==> flow/design.v <==
module edge_detector (
    input clock,
    input resetn,
    input increment_button,
    input tunning,
    output reg increment_signal
);
reg increment_button_prev;
reg reset_delay;  
always @(posedge clock or negedge resetn) begin
    if (!resetn) begin
        increment_button_prev <= 0;
        increment_signal <= 0;
        reset_delay <= 1'b1;  
    end else begin
        if (reset_delay != 1'b0) begin
            reset_delay <= reset_delay - 1'b1;
            increment_signal <= 0;  
        end else begin
            if (!increment_button_prev && increment_button && tunning) begin
                increment_signal <= 1;  
            end else begin
                increment_signal <= 0;  
            end
        end
        increment_button_prev <= increment_button;  
    end
end
endmodule
module my_counter #
(
    parameter counter_size = 31,
    parameter counter_limit = 32'd50000000
)
(
    input clock,
    input resetn,
    input enable,
    output reg [counter_size:0] counter
);
always @ (posedge clock or negedge resetn)
begin
    if (resetn == 1'b0) begin
        counter <= 'b0;
    end
    else begin
        if (enable == 1'b1) begin
            if (counter == counter_limit) begin
                counter <= 'b0;
            end
            else begin
                counter <= counter + 1'b1;
            end    
        end
        else begin
            counter <= counter;
        end
    end
end
endmodule
module my_signal_pulse #(
	parameter signal_period_one = 32'd50000000
)
(
input clock,
input resetn,
input [31:0] counter, 
output reg signal_gen
);
always @ (posedge clock or negedge resetn)
begin
  if(resetn == 1'b0) begin
    signal_gen <= 1'b0;
   end  
   else begin
	if(counter == signal_period_one) begin
		signal_gen <= 1'b1;
	end
	else begin
		signal_gen <= 1'b0;
	end
   end 
end
endmodule
module my_decoder (
    input clock,
    input resetn,
    input [31:0] seconds_in,
    input [31:0] minutes_in,
    input [31:0] hours_in,
    output reg [47:0] segment_out  
);
function [7:0] digit_to_segment;
    input [3:0] digit;
    case (digit)
        4'd0: digit_to_segment = 8'b11000000;  
        4'd1: digit_to_segment = 8'b11111001;  
        4'd2: digit_to_segment = 8'b10100100;  
        4'd3: digit_to_segment = 8'b10110000;  
        4'd4: digit_to_segment = 8'b10011001;  
        4'd5: digit_to_segment = 8'b10010010;  
        4'd6: digit_to_segment = 8'b10000010;  
        4'd7: digit_to_segment = 8'b11111000;  
        4'd8: digit_to_segment = 8'b10000000;  
        4'd9: digit_to_segment = 8'b10010000;  
        default: digit_to_segment = 8'b11000000;  
    endcase
endfunction
always @(posedge clock or negedge resetn) begin
    if (!resetn) begin
        segment_out <= {digit_to_segment(4'd0), digit_to_segment(4'd0), digit_to_segment(4'd0),
		  digit_to_segment(4'd0), digit_to_segment(4'd0), digit_to_segment(4'd0)};  
    end else begin
        if (seconds_in < 32'd60 && minutes_in < 32'd60 && hours_in < 32'd24) begin
            segment_out[7:0]   <= digit_to_segment(seconds_in % 10);  
            segment_out[15:8]  <= digit_to_segment(seconds_in / 10);  
            segment_out[23:16] <= digit_to_segment(minutes_in % 10);  
            segment_out[31:24] <= digit_to_segment(minutes_in / 10);  
            segment_out[39:32] <= digit_to_segment(hours_in % 10);    
            segment_out[47:40] <= digit_to_segment(hours_in / 10);    
        end else begin
            segment_out <= {digit_to_segment(4'd0), digit_to_segment(4'd0), digit_to_segment(4'd0), 
				digit_to_segment(4'd0), digit_to_segment(4'd0), digit_to_segment(4'd0)}; 
        end
    end
end
endmodule
module my_top_architecture (
    input clock,
    input resetn,
    input tunning,  
    input mode_switch,  
    input increment_button,  
    output wire [47:0] segment_out
);
wire [31:0] main_counter;
wire [31:0] seconds_counter;
wire [31:0] minutes_counter;
wire [31:0] hours_counter;
wire enable_seconds_counter;
wire enable_minutes_counter;
wire enable_hours_counter;
wire increment_signal;  
edge_detector edge_detector_inst (
    .clock(clock),
    .resetn(resetn),
    .increment_button(increment_button),
    .tunning(tunning),
    .increment_signal(increment_signal)
);
my_counter #(
    .counter_size(31),
    .counter_limit(32'd999)  
) main_counter_inst (
    .clock(clock),
    .resetn(resetn),
    .enable(1'b1),  
    .counter(main_counter)
);
my_signal_pulse #(
    .signal_period_one(32'd999)  
) my_signal_pulse_inst (
    .clock(clock),
    .resetn(resetn),
    .counter(main_counter),
    .signal_gen(enable_seconds_counter)  
);
my_counter #(
    .counter_size(31),
    .counter_limit(32'd59)  
) seconds_counter_inst (
    .clock(clock),
    .resetn(resetn),
    .enable(enable_seconds_counter && !tunning),  
    .counter(seconds_counter)
);
assign enable_minutes_counter = (enable_seconds_counter && (seconds_counter == 32'd59) && !tunning);
my_counter #(
    .counter_size(31),
    .counter_limit(32'd59)
) minutes_counter_inst (
    .clock(clock),
    .resetn(resetn),
    .enable(enable_minutes_counter || (increment_signal && mode_switch)),  
    .counter(minutes_counter)
);
assign enable_hours_counter = (enable_minutes_counter && (minutes_counter == 32'd59) && !tunning);
my_counter #(
    .counter_size(31),
    .counter_limit(32'd23)  
) hours_counter_inst (
    .clock(clock),
    .resetn(resetn),
    .enable(enable_hours_counter || (increment_signal && !mode_switch)),  
    .counter(hours_counter)
);
my_decoder my_decoder_inst (
    .clock(clock),
    .resetn(resetn),
    .seconds_in(seconds_counter),
    .minutes_in(minutes_counter),
    .hours_in(hours_counter),
    .segment_out(segment_out)
);
endmodule
# Tool chain data of my_top_architecture
# Each step is given for the RTL above and for the edited RTL.
# Lines under "before" count in the file above, lines under "after" in the edited file.
# "change": "after" minus "before" as printed here.
# Library cell names are shortened.
# The mark n/a stands for no value.
[inputs]
top_module = "my_top_architecture"
clk_port = "clock"
cell_library = "sky130hd"
lib_corner = "tt_025C_1v80"

# Edit of the RTL
# The edit as a unified diff against the file above.
# A script made this edit. It changes what the design does and was not meant as an optimisation.
# begin of diff
@@ -10,5 +10,4 @@
 always @(posedge clock or negedge resetn) begin
     if (!resetn) begin
-        increment_button_prev <= 0;
         increment_signal <= 0;
         reset_delay <= 1'b1;  
@@ -24,7 +23,7 @@
             end
         end
-        increment_button_prev <= increment_button;  
-    end
-end
+    end
+end
+always @(*) increment_button_prev = increment_button;
 endmodule
 module my_counter #
# end of diff

# After elaboration
# Counts by Yosys on the flattened word-level netlist (proc, flatten, opt, wreduce; memories kept). Register bits leave out memories and registers merged into their read ports (data or address); mux counts leave out enables and synchronous resets folded into registers. Print and check cells are left out. Cells with the same type and inputs are merged into one.
# Yosys's memory passes give these memory sizes; they may raise the number of words (mostly to a power of two), join words into wider ones and drop unused or constant bits.
[word_totals]
columns = ["item", "before", "after", "change"]
rows = [
  ["reg_bits", 180, 177, -3],
  ["latchBits", 0, 0, 0],
  ["ram_bits", 0, 0, 0],
  ["mem_bits_ro", 672, 672, 0],
  ["clocked_rd_ports_x_width", 0, 0, 0],
  ["memories", 6, 6, 0],
  ["in_bits", 5, 5, 0],
  ["out_inout_bits", 48, 48, 0],
]
[mem_list]
columns = ["item", "before", "after"]
rows = [
  ["memory_list", "16x7 r1 w0; 16x7 r1 w0; 16x7 r1 w0; 16x7 r1 w0; 16x7 r1 w0; 16x7 r1 w0", "16x7 r1 w0; 16x7 r1 w0; 16x7 r1 w0; 16x7 r1 w0; 16x7 r1 w0; 16x7 r1 w0"],
]
[op_classes]
columns = ["item", "before", "after", "change"]
rows = [
  ["add_sub_neg", 5, 4, -1],
  ["n_mul", 0, 0, 0],
  ["n_div", 6, 6, 0],
  ["n_cmp", 3, 3, 0],
  ["equal", 4, 4, 0],
  ["shift", 0, 0, 0],
  ["n_mux", 14, 11, -3],
  ["logic", 0, 0, 0],
  ["reduce_and_logical", 16, 8, -8],
]
[op_table]
columns = ["operator", "before", "after", "change"]
rows = [
  ["1-bit logical AND", 11, 7, -4],
  ["1-bit 2-to-1 mux", 4, 1, -3],
  ["1-bit logical NOT", 3, 1, -2],
  ["1-bit logical OR", 2, 0, -2],
  ["1-bit subtractor with constant B", 1, 0, -1],
  ["8-bit 2-to-1 mux", 6, 6, 0],
  ["32-bit by 1-bit adder with 32-bit output with constant B", 4, 4, 0],
  ["32-bit 2-to-1 mux", 4, 4, 0],
  ["32-bit by 4-bit divider with 32-bit output with constant B", 3, 3, 0],
  ["32-bit by 4-bit remainder unit with 32-bit output with constant B", 3, 3, 0],
  ["32-bit by 6-bit == test with 1-bit output with constant B", 2, 2, 0],
  ["32-bit by 6-bit less-than comparator with 1-bit output with constant B", 2, 2, 0],
  ["32-bit by 10-bit == test with 1-bit output with constant B", 1, 1, 0],
  ["32-bit by 5-bit == test with 1-bit output with constant B", 1, 1, 0],
  ["32-bit by 5-bit less-than comparator with 1-bit output with constant B", 1, 1, 0],
]

# Longest topological paths
# Depth = most cells in a row (Yosys ltp): at word level without a register or memory, in the mapped netlist without a sequential cell, where the memories' decode and read muxes count.
[depth]
columns = ["item", "before", "after", "change"]
rows = [
  ["ltp_word", 6, 5, -1],
  ["abc_area", "0", "0", "n/a"],
  ["depth_mapped", 55, 55, 0],
  ["mapped_depth_nobuf", 43, 44, 1],
]

# After synthesis
# Source: synth_stat.txt of the flow (Yosys; design flattened, memories mapped). It holds for the ABC_AREA given above (unset counts as 0); a run with the other value may have another netlist.
[mapped]
columns = ["item", "before", "after", "change"]
rows = [
  ["cells", 3086, 3155, 69],
  ["mapped_area_um2", 23435.0, 23636.4, 201.4],
  ["ffs", 174, 171, -3],
  ["n_buf", 264, 265, 1],
]
[types]
columns = ["type", "before", "after", "change"]
rows = [
  ["nor2_1", 265, 320, 55],
  ["o21ai_0", 109, 138, 29],
  ["nand2_1", 258, 278, 20],
  ["nand3_1", 141, 122, -19],
  ["xnor2_1", 135, 152, 17],
  ["a21oi_1", 143, 127, -16],
  ["or3_1", 25, 38, 13],
  ["clkbuf_1", 148, 160, 12],
  ["or2_2", 3, 15, 12],
  ["and3_1", 44, 33, -11],
  ["a211o_1", 15, 25, 10],
  ["nor3_1", 133, 124, -9],
  ["inv_1", 93, 84, -9],
  ["a2111oi_0", 22, 13, -9],
  ["a221oi_1", 22, 13, -9],
  ["a22o_1", 16, 7, -9],
  ["o211ai_1", 60, 68, 8],
  ["nand3b_1", 10, 18, 8],
]
# The list need not be complete.
# The figures by module come from a second, unflattened synthesis with its own total; it is not the netlist above.
[hier_totals]
columns = ["item", "before", "after", "change"]
rows = [
  ["hier_cells", 3121, 3118, -3],
  ["hier_area_um2", 24019.3, 23938.0, -81.3],
]
# Rows give one instance, submodules left out.
[modules_before]
columns = ["mod", "n_inst", "cells", "area_um2", "mod_seq_area_um2"]
rows = [
  ["my_decoder", 1, 2476, 17170.2, 1058.5],
  ["my_counter", 2, 149, 1614.0, 800.8],
  ["my_counter", 1, 154, 1620.3, 800.8],
  ["my_counter", 1, 147, 1569.0, 800.8],
  ["my_top_architecture", 1, 28, 211.5, 0.0],
  ["my_signal_pulse #(signal_period_one=999)", 1, 13, 127.6, 25.0],
  ["edge_detector", 1, 5, 92.6, 76.3],
]
[modules_after]
columns = ["mod", "n_inst", "cells", "area_um2", "mod_seq_area_um2"]
rows = [
  ["my_decoder", 1, 2476, 17170.2, 1058.5],
  ["my_counter", 2, 149, 1614.0, 800.8],
  ["my_counter", 1, 154, 1620.3, 800.8],
  ["my_counter", 1, 147, 1569.0, 800.8],
  ["my_top_architecture", 1, 28, 211.5, 0.0],
  ["my_signal_pulse #(signal_period_one=999)", 1, 13, 127.6, 25.0],
  ["edge_detector", 1, 2, 11.3, 0.0],
]

# Worst setup path after synthesis
# OpenSTA on the mapped netlist: ideal clock, no wires. The path of least setup slack (recovery checks aside). Input and output delay are each 20% of the period. Register names are those of the netlist, which keeps one name where synthesis merged equal registers.
[synth_timing]
columns = ["item", "before", "after", "change"]
rows = [
  ["path_type", "reg2reg", "reg2reg", "n/a"],
  ["from", "reg minutes_counter_inst.counter[31]", "reg minutes_counter_inst.counter[27]", "n/a"],
  ["to", "reg my_decoder_inst.segment_out[20]", "reg my_decoder_inst.segment_out[22]", "n/a"],
  ["clock_period_ns", 15.0, 15.0, 0.0],
  ["setup_ns", 0.132, 0.079, -0.053],
  ["launch_ns", 0.000, 0.000, 0.000],
  ["arrival_ns", 10.543, 10.821, 0.278],
  ["path_slack_ns", 4.325, 4.100, -0.225],
  ["path_delay_ns", 10.675, 10.900, 0.225],
  ["driving_pins", 49, 49, 0],
  ["period_less_setup_slack_ns", 10.675, 10.9, 0.225],
]
# "path_delay_ns" = arrival - input delay + setup time.
# "driving_pins" counts driving pins, that of a launching flip-flop among them; a cell with two outputs on the path counts twice.
# "period_less_setup_slack_ns" = period - worst setup slack (recovery checks aside). The figure is calculated, with input and output delays left at 20% of the set period.
# A register here has more assigning lines than the two given.
[synth_via_before]
path_cell_list = "dfrtp_1 buf_2 or3b_1 nand3_1 a32oi_1 and3_1 o32a_1 or4_4 a21oi_1 a21oi_1 a32oi_1 o32a_1 mux2i_1 or2_1 buf_2 buf_6 nor2_1 mux2_2 (+13 left out) mux2i_1 o31a_1 o211ai_1 a21oi_1 o311a_1 buf_2 o31ai_1 a21oi_1 a21oi_4 maj3_1 nand2_1 a21o_1 xnor2_1 inv_1 ha_1 mux2_2 mux2i_1 nor2_1"
[synth_rtl_before]
columns = ["item", "line", "source"]
rows = [
  ["start: declaration", 39, "output reg [counter_size:0] counter"],
  ["start: assignment", 52, "counter <= counter + 1'b1;"],
  ["start: assignment", 56, "counter <= counter;"],
  ["end: assignment", 111, "segment_out <= {digit_to_segment(4'd0), digit_to_segment(4'd0), digit_to_segment(4'd0),"],
  ["end: assignment", 117, "segment_out[23:16] <= digit_to_segment(minutes_in % 10);"],
  ["end: declaration", 91, "output reg [47:0] segment_out"],
]
# before: No chain of elaborated cells between the ends is given.
[synth_via_after]
path_cell_list = "dfrtp_1 buf_2 or3b_4 and3_1 o21a_1 or4_1 a21oi_1 a211oi_1 a221o_1 buf_4 or4_1 o311ai_1 or3_1 buf_4 nor3_1 or4_4 a32oi_4 a22oi_1 (+13 left out) a221oi_2 mux2_4 or2_1 o2111a_1 a221o_1 mux2_2 buf_6 xnor2_2 o211ai_1 o221ai_1 o21ai_2 xnor2_1 ha_1 nor2b_1 o22ai_1 nor2_1 a211oi_1 o21ai_0"
[synth_rtl_after]
columns = ["item", "line", "source"]
rows = [
  ["start: declaration", 38, "output reg [counter_size:0] counter"],
  ["start: assignment", 51, "counter <= counter + 1'b1;"],
  ["start: assignment", 55, "counter <= counter;"],
  ["end: assignment", 110, "segment_out <= {digit_to_segment(4'd0), digit_to_segment(4'd0), digit_to_segment(4'd0),"],
  ["end: assignment", 116, "segment_out[23:16] <= digit_to_segment(minutes_in % 10);"],
  ["end: declaration", 90, "output reg [47:0] segment_out"],
]
# after: No chain of elaborated cells between the ends is given.

# Timing after layout
# Path of least setup slack in the final report of the runs of pair A (OpenROAD, finished layout, wires in). Where an end is a register, its clock arrival counts in the times.
[layout_timing]
columns = ["item", "before", "after", "change"]
rows = [
  ["path_type", "reg2reg", "reg2reg", "n/a"],
  ["from", "reg minutes_counter_inst.counter[28]", "reg hours_counter_inst.counter[30]", "n/a"],
  ["to", "reg my_decoder_inst.segment_out[21]", "reg my_decoder_inst.segment_out[36]", "n/a"],
  ["clock_period_ns", 15.0, 15.0, 0.0],
  ["setup_ns", 0.13, 0.10, -0.03],
  ["launch_ns", 0.45, 0.46, 0.01],
  ["arrival_ns", 14.33, 14.22, -0.11],
  ["path_slack_ns", 0.99, 1.13, 0.14],
  ["driving_pins", 42, 45, 3],
]
# Between the ends stands the longest chain of elaborated cells between them, by number of cells; it is not shown to be the way that was timed. Of several equally long chains one is given.
# Each line given opens the expression or statement behind the cell; cells for indexed reads and writes are added by Yosys, which also makes memories of some case tables.
# A memory read counts as a cell of the chain, while the word-level depth stops at memories.
# A register here has more assigning lines than the two given.
[layout_via_before]
path_cell_list = "dfrtp_1 nor2_1 a22oi_1 a32oi_1 and3_1 o32a_1 a211oi_1 o21ai_2 or3_1 a21oi_1 o21a_1 maj3_2 nor2_1 o32ai_2 mux2_2 a211oi_2 a32oi_1 a22o_1 (+6 left out) o31a_1 nor3_2 nor3_1 o31ai_2 a31oi_1 o21ai_0 o311a_1 and2_1 a21oi_1 a21oi_4 maj3_1 nand2_1 a21o_1 xnor2_1 inv_1 ha_1 or2_1 a21oi_1"
[layout_rtl_before]
columns = ["item", "line", "source"]
rows = [
  ["start: declaration", 39, "output reg [counter_size:0] counter"],
  ["start: assignment", 52, "counter <= counter + 1'b1;"],
  ["start: assignment", 56, "counter <= counter;"],
  ["end: assignment", 111, "segment_out <= {digit_to_segment(4'd0), digit_to_segment(4'd0), digit_to_segment(4'd0),"],
  ["end: assignment", 117, "segment_out[23:16] <= digit_to_segment(minutes_in % 10);"],
  ["end: declaration", 91, "output reg [47:0] segment_out"],
]
# before: No chain of elaborated cells between the ends is given.
[layout_via_after]
path_cell_list = "dfrtp_1 buf_4 nor2b_1 xnor2_1 a211o_1 nor3_1 a2111oi_0 a211o_1 nand3_1 o21ai_2 o22ai_1 or4b_1 nor2_2 o22ai_1 a221oi_4 o21a_2 nor2_1 a32o_1 (+9 left out) a222oi_1 mux2i_1 nor2_1 nor4_1 or3_1 a32oi_1 a211o_1 o211ai_1 o2bb2ai_1 or3_1 a41oi_2 o21ai_2 xnor2_1 inv_1 ha_1 nand2_1 or2_0 a21oi_1"
elab_chain_len = 3
[layout_rtl_after]
columns = ["item", "line", "source"]
rows = [
  ["start: declaration", 38, "output reg [counter_size:0] counter"],
  ["start: assignment", 51, "counter <= counter + 1'b1;"],
  ["start: assignment", 55, "counter <= counter;"],
  ["32-bit by 4-bit remainder unit with 32-bit output", 118, "segment_out[39:32] <= digit_to_segment(hours_in % 10);"],
  ["memory 16 x 7 bit", 94, "case (digit)"],
  ["8-bit 2-to-1 mux", 113, "if (seconds_in < 32'd60 && minutes_in < 32'd60 && hours_in < 32'd24) begin"],
  ["end: assignment", 110, "segment_out <= {digit_to_segment(4'd0), digit_to_segment(4'd0), digit_to_segment(4'd0),"],
  ["end: assignment", 118, ""],
  ["end: declaration", 90, "output reg [47:0] segment_out"],
]

# Layout results
# Runs of the flow (Yosys, OpenROAD) on both versions; the two runs of a pair have the same settings. The constraints put input and output delay at 20% of the set period each and load the outputs with 0.01 pF.
[settings_pair_A]
CORE_UTILIZATION = 40
PLACE_DENSITY = 0.6
period_ns = 15.0
CAP_MARGIN = 20
CORE_MARGIN = 2
SLEW_MARGIN = 20
[measured_pair_A]
columns = ["item", "before", "after", "change"]
rows = [
  ["synthesis_area_um2", 23435.0, 23636.4, 201.4],
  ["dieArea_um2", 60540.6, 61051.0, 510.4],
  ["finish.stdcell_area_um2", 24282.0, 24633.6, 351.6],
  ["fin_util_frac", 0.42, 0.42, 0.00],
  ["timing.setup.ws_ns", 0.993, 1.130, 0.137],
  ["final_setup_tns_ns", 0.000, 0.000, 0.000],
  ["ws_hold_ns", 0.419, 0.467, 0.048],
  ["design_power_mw", 1.131, 0.9465, -0.1845],
  ["achievedPeriod_ns", 14.007, 13.870, -0.137],
]
[settings_pair_B]
CELL_PAD_IN_SITES_DETAIL_PLACEMENT = 0
CELL_PAD_IN_SITES_GLOBAL_PLACEMENT = 1
CORE_ASPECT_RATIO = 0.56
CORE_UTILIZATION = 17
CTS_CLUSTER_DIAMETER = 172
CTS_CLUSTER_SIZE = 43
GPL_TIMING_DRIVEN = 0
HOLD_SLACK_MARGIN = -0.06
MAX_ROUTING_LAYER = "met4"
PLACE_DENSITY = 0.7
SETUP_SLACK_MARGIN = -1.2
SLEW_MARGIN = 30
period_ns = 19.9
CAP_MARGIN = 20
CORE_MARGIN = 2
[measured_pair_B]
columns = ["item", "before", "after", "change"]
rows = [
  ["synthesis_area_um2", 23435.0, 23636.4, 201.4],
  ["dieArea_um2", 140965.0, 142163.0, 1198.0],
  ["finish.stdcell_area_um2", 26845.7, 27094.7, 249.0],
  ["fin_util_frac", 0.197, 0.196, -0.001],
  ["timing.setup.ws_ns", 6.386, 5.788, -0.598],
  ["final_setup_tns_ns", 0.000, 0.000, 0.000],
  ["ws_hold_ns", 0.406, 0.473, 0.067],
  ["design_power_mw", 0.8728, 0.7102, -0.1626],
  ["achievedPeriod_ns", 13.514, 14.112, 0.598],
]
# "achievedPeriod_ns" means the clock period less the worst setup slack. The figure is calculated, with input and output delays left at 20% of the set period.
# By "design_power_mw" is meant OpenSTA's value without simulated activity: inputs other than the clock are taken to toggle once in ten clock periods, and the tool carries that through the logic.
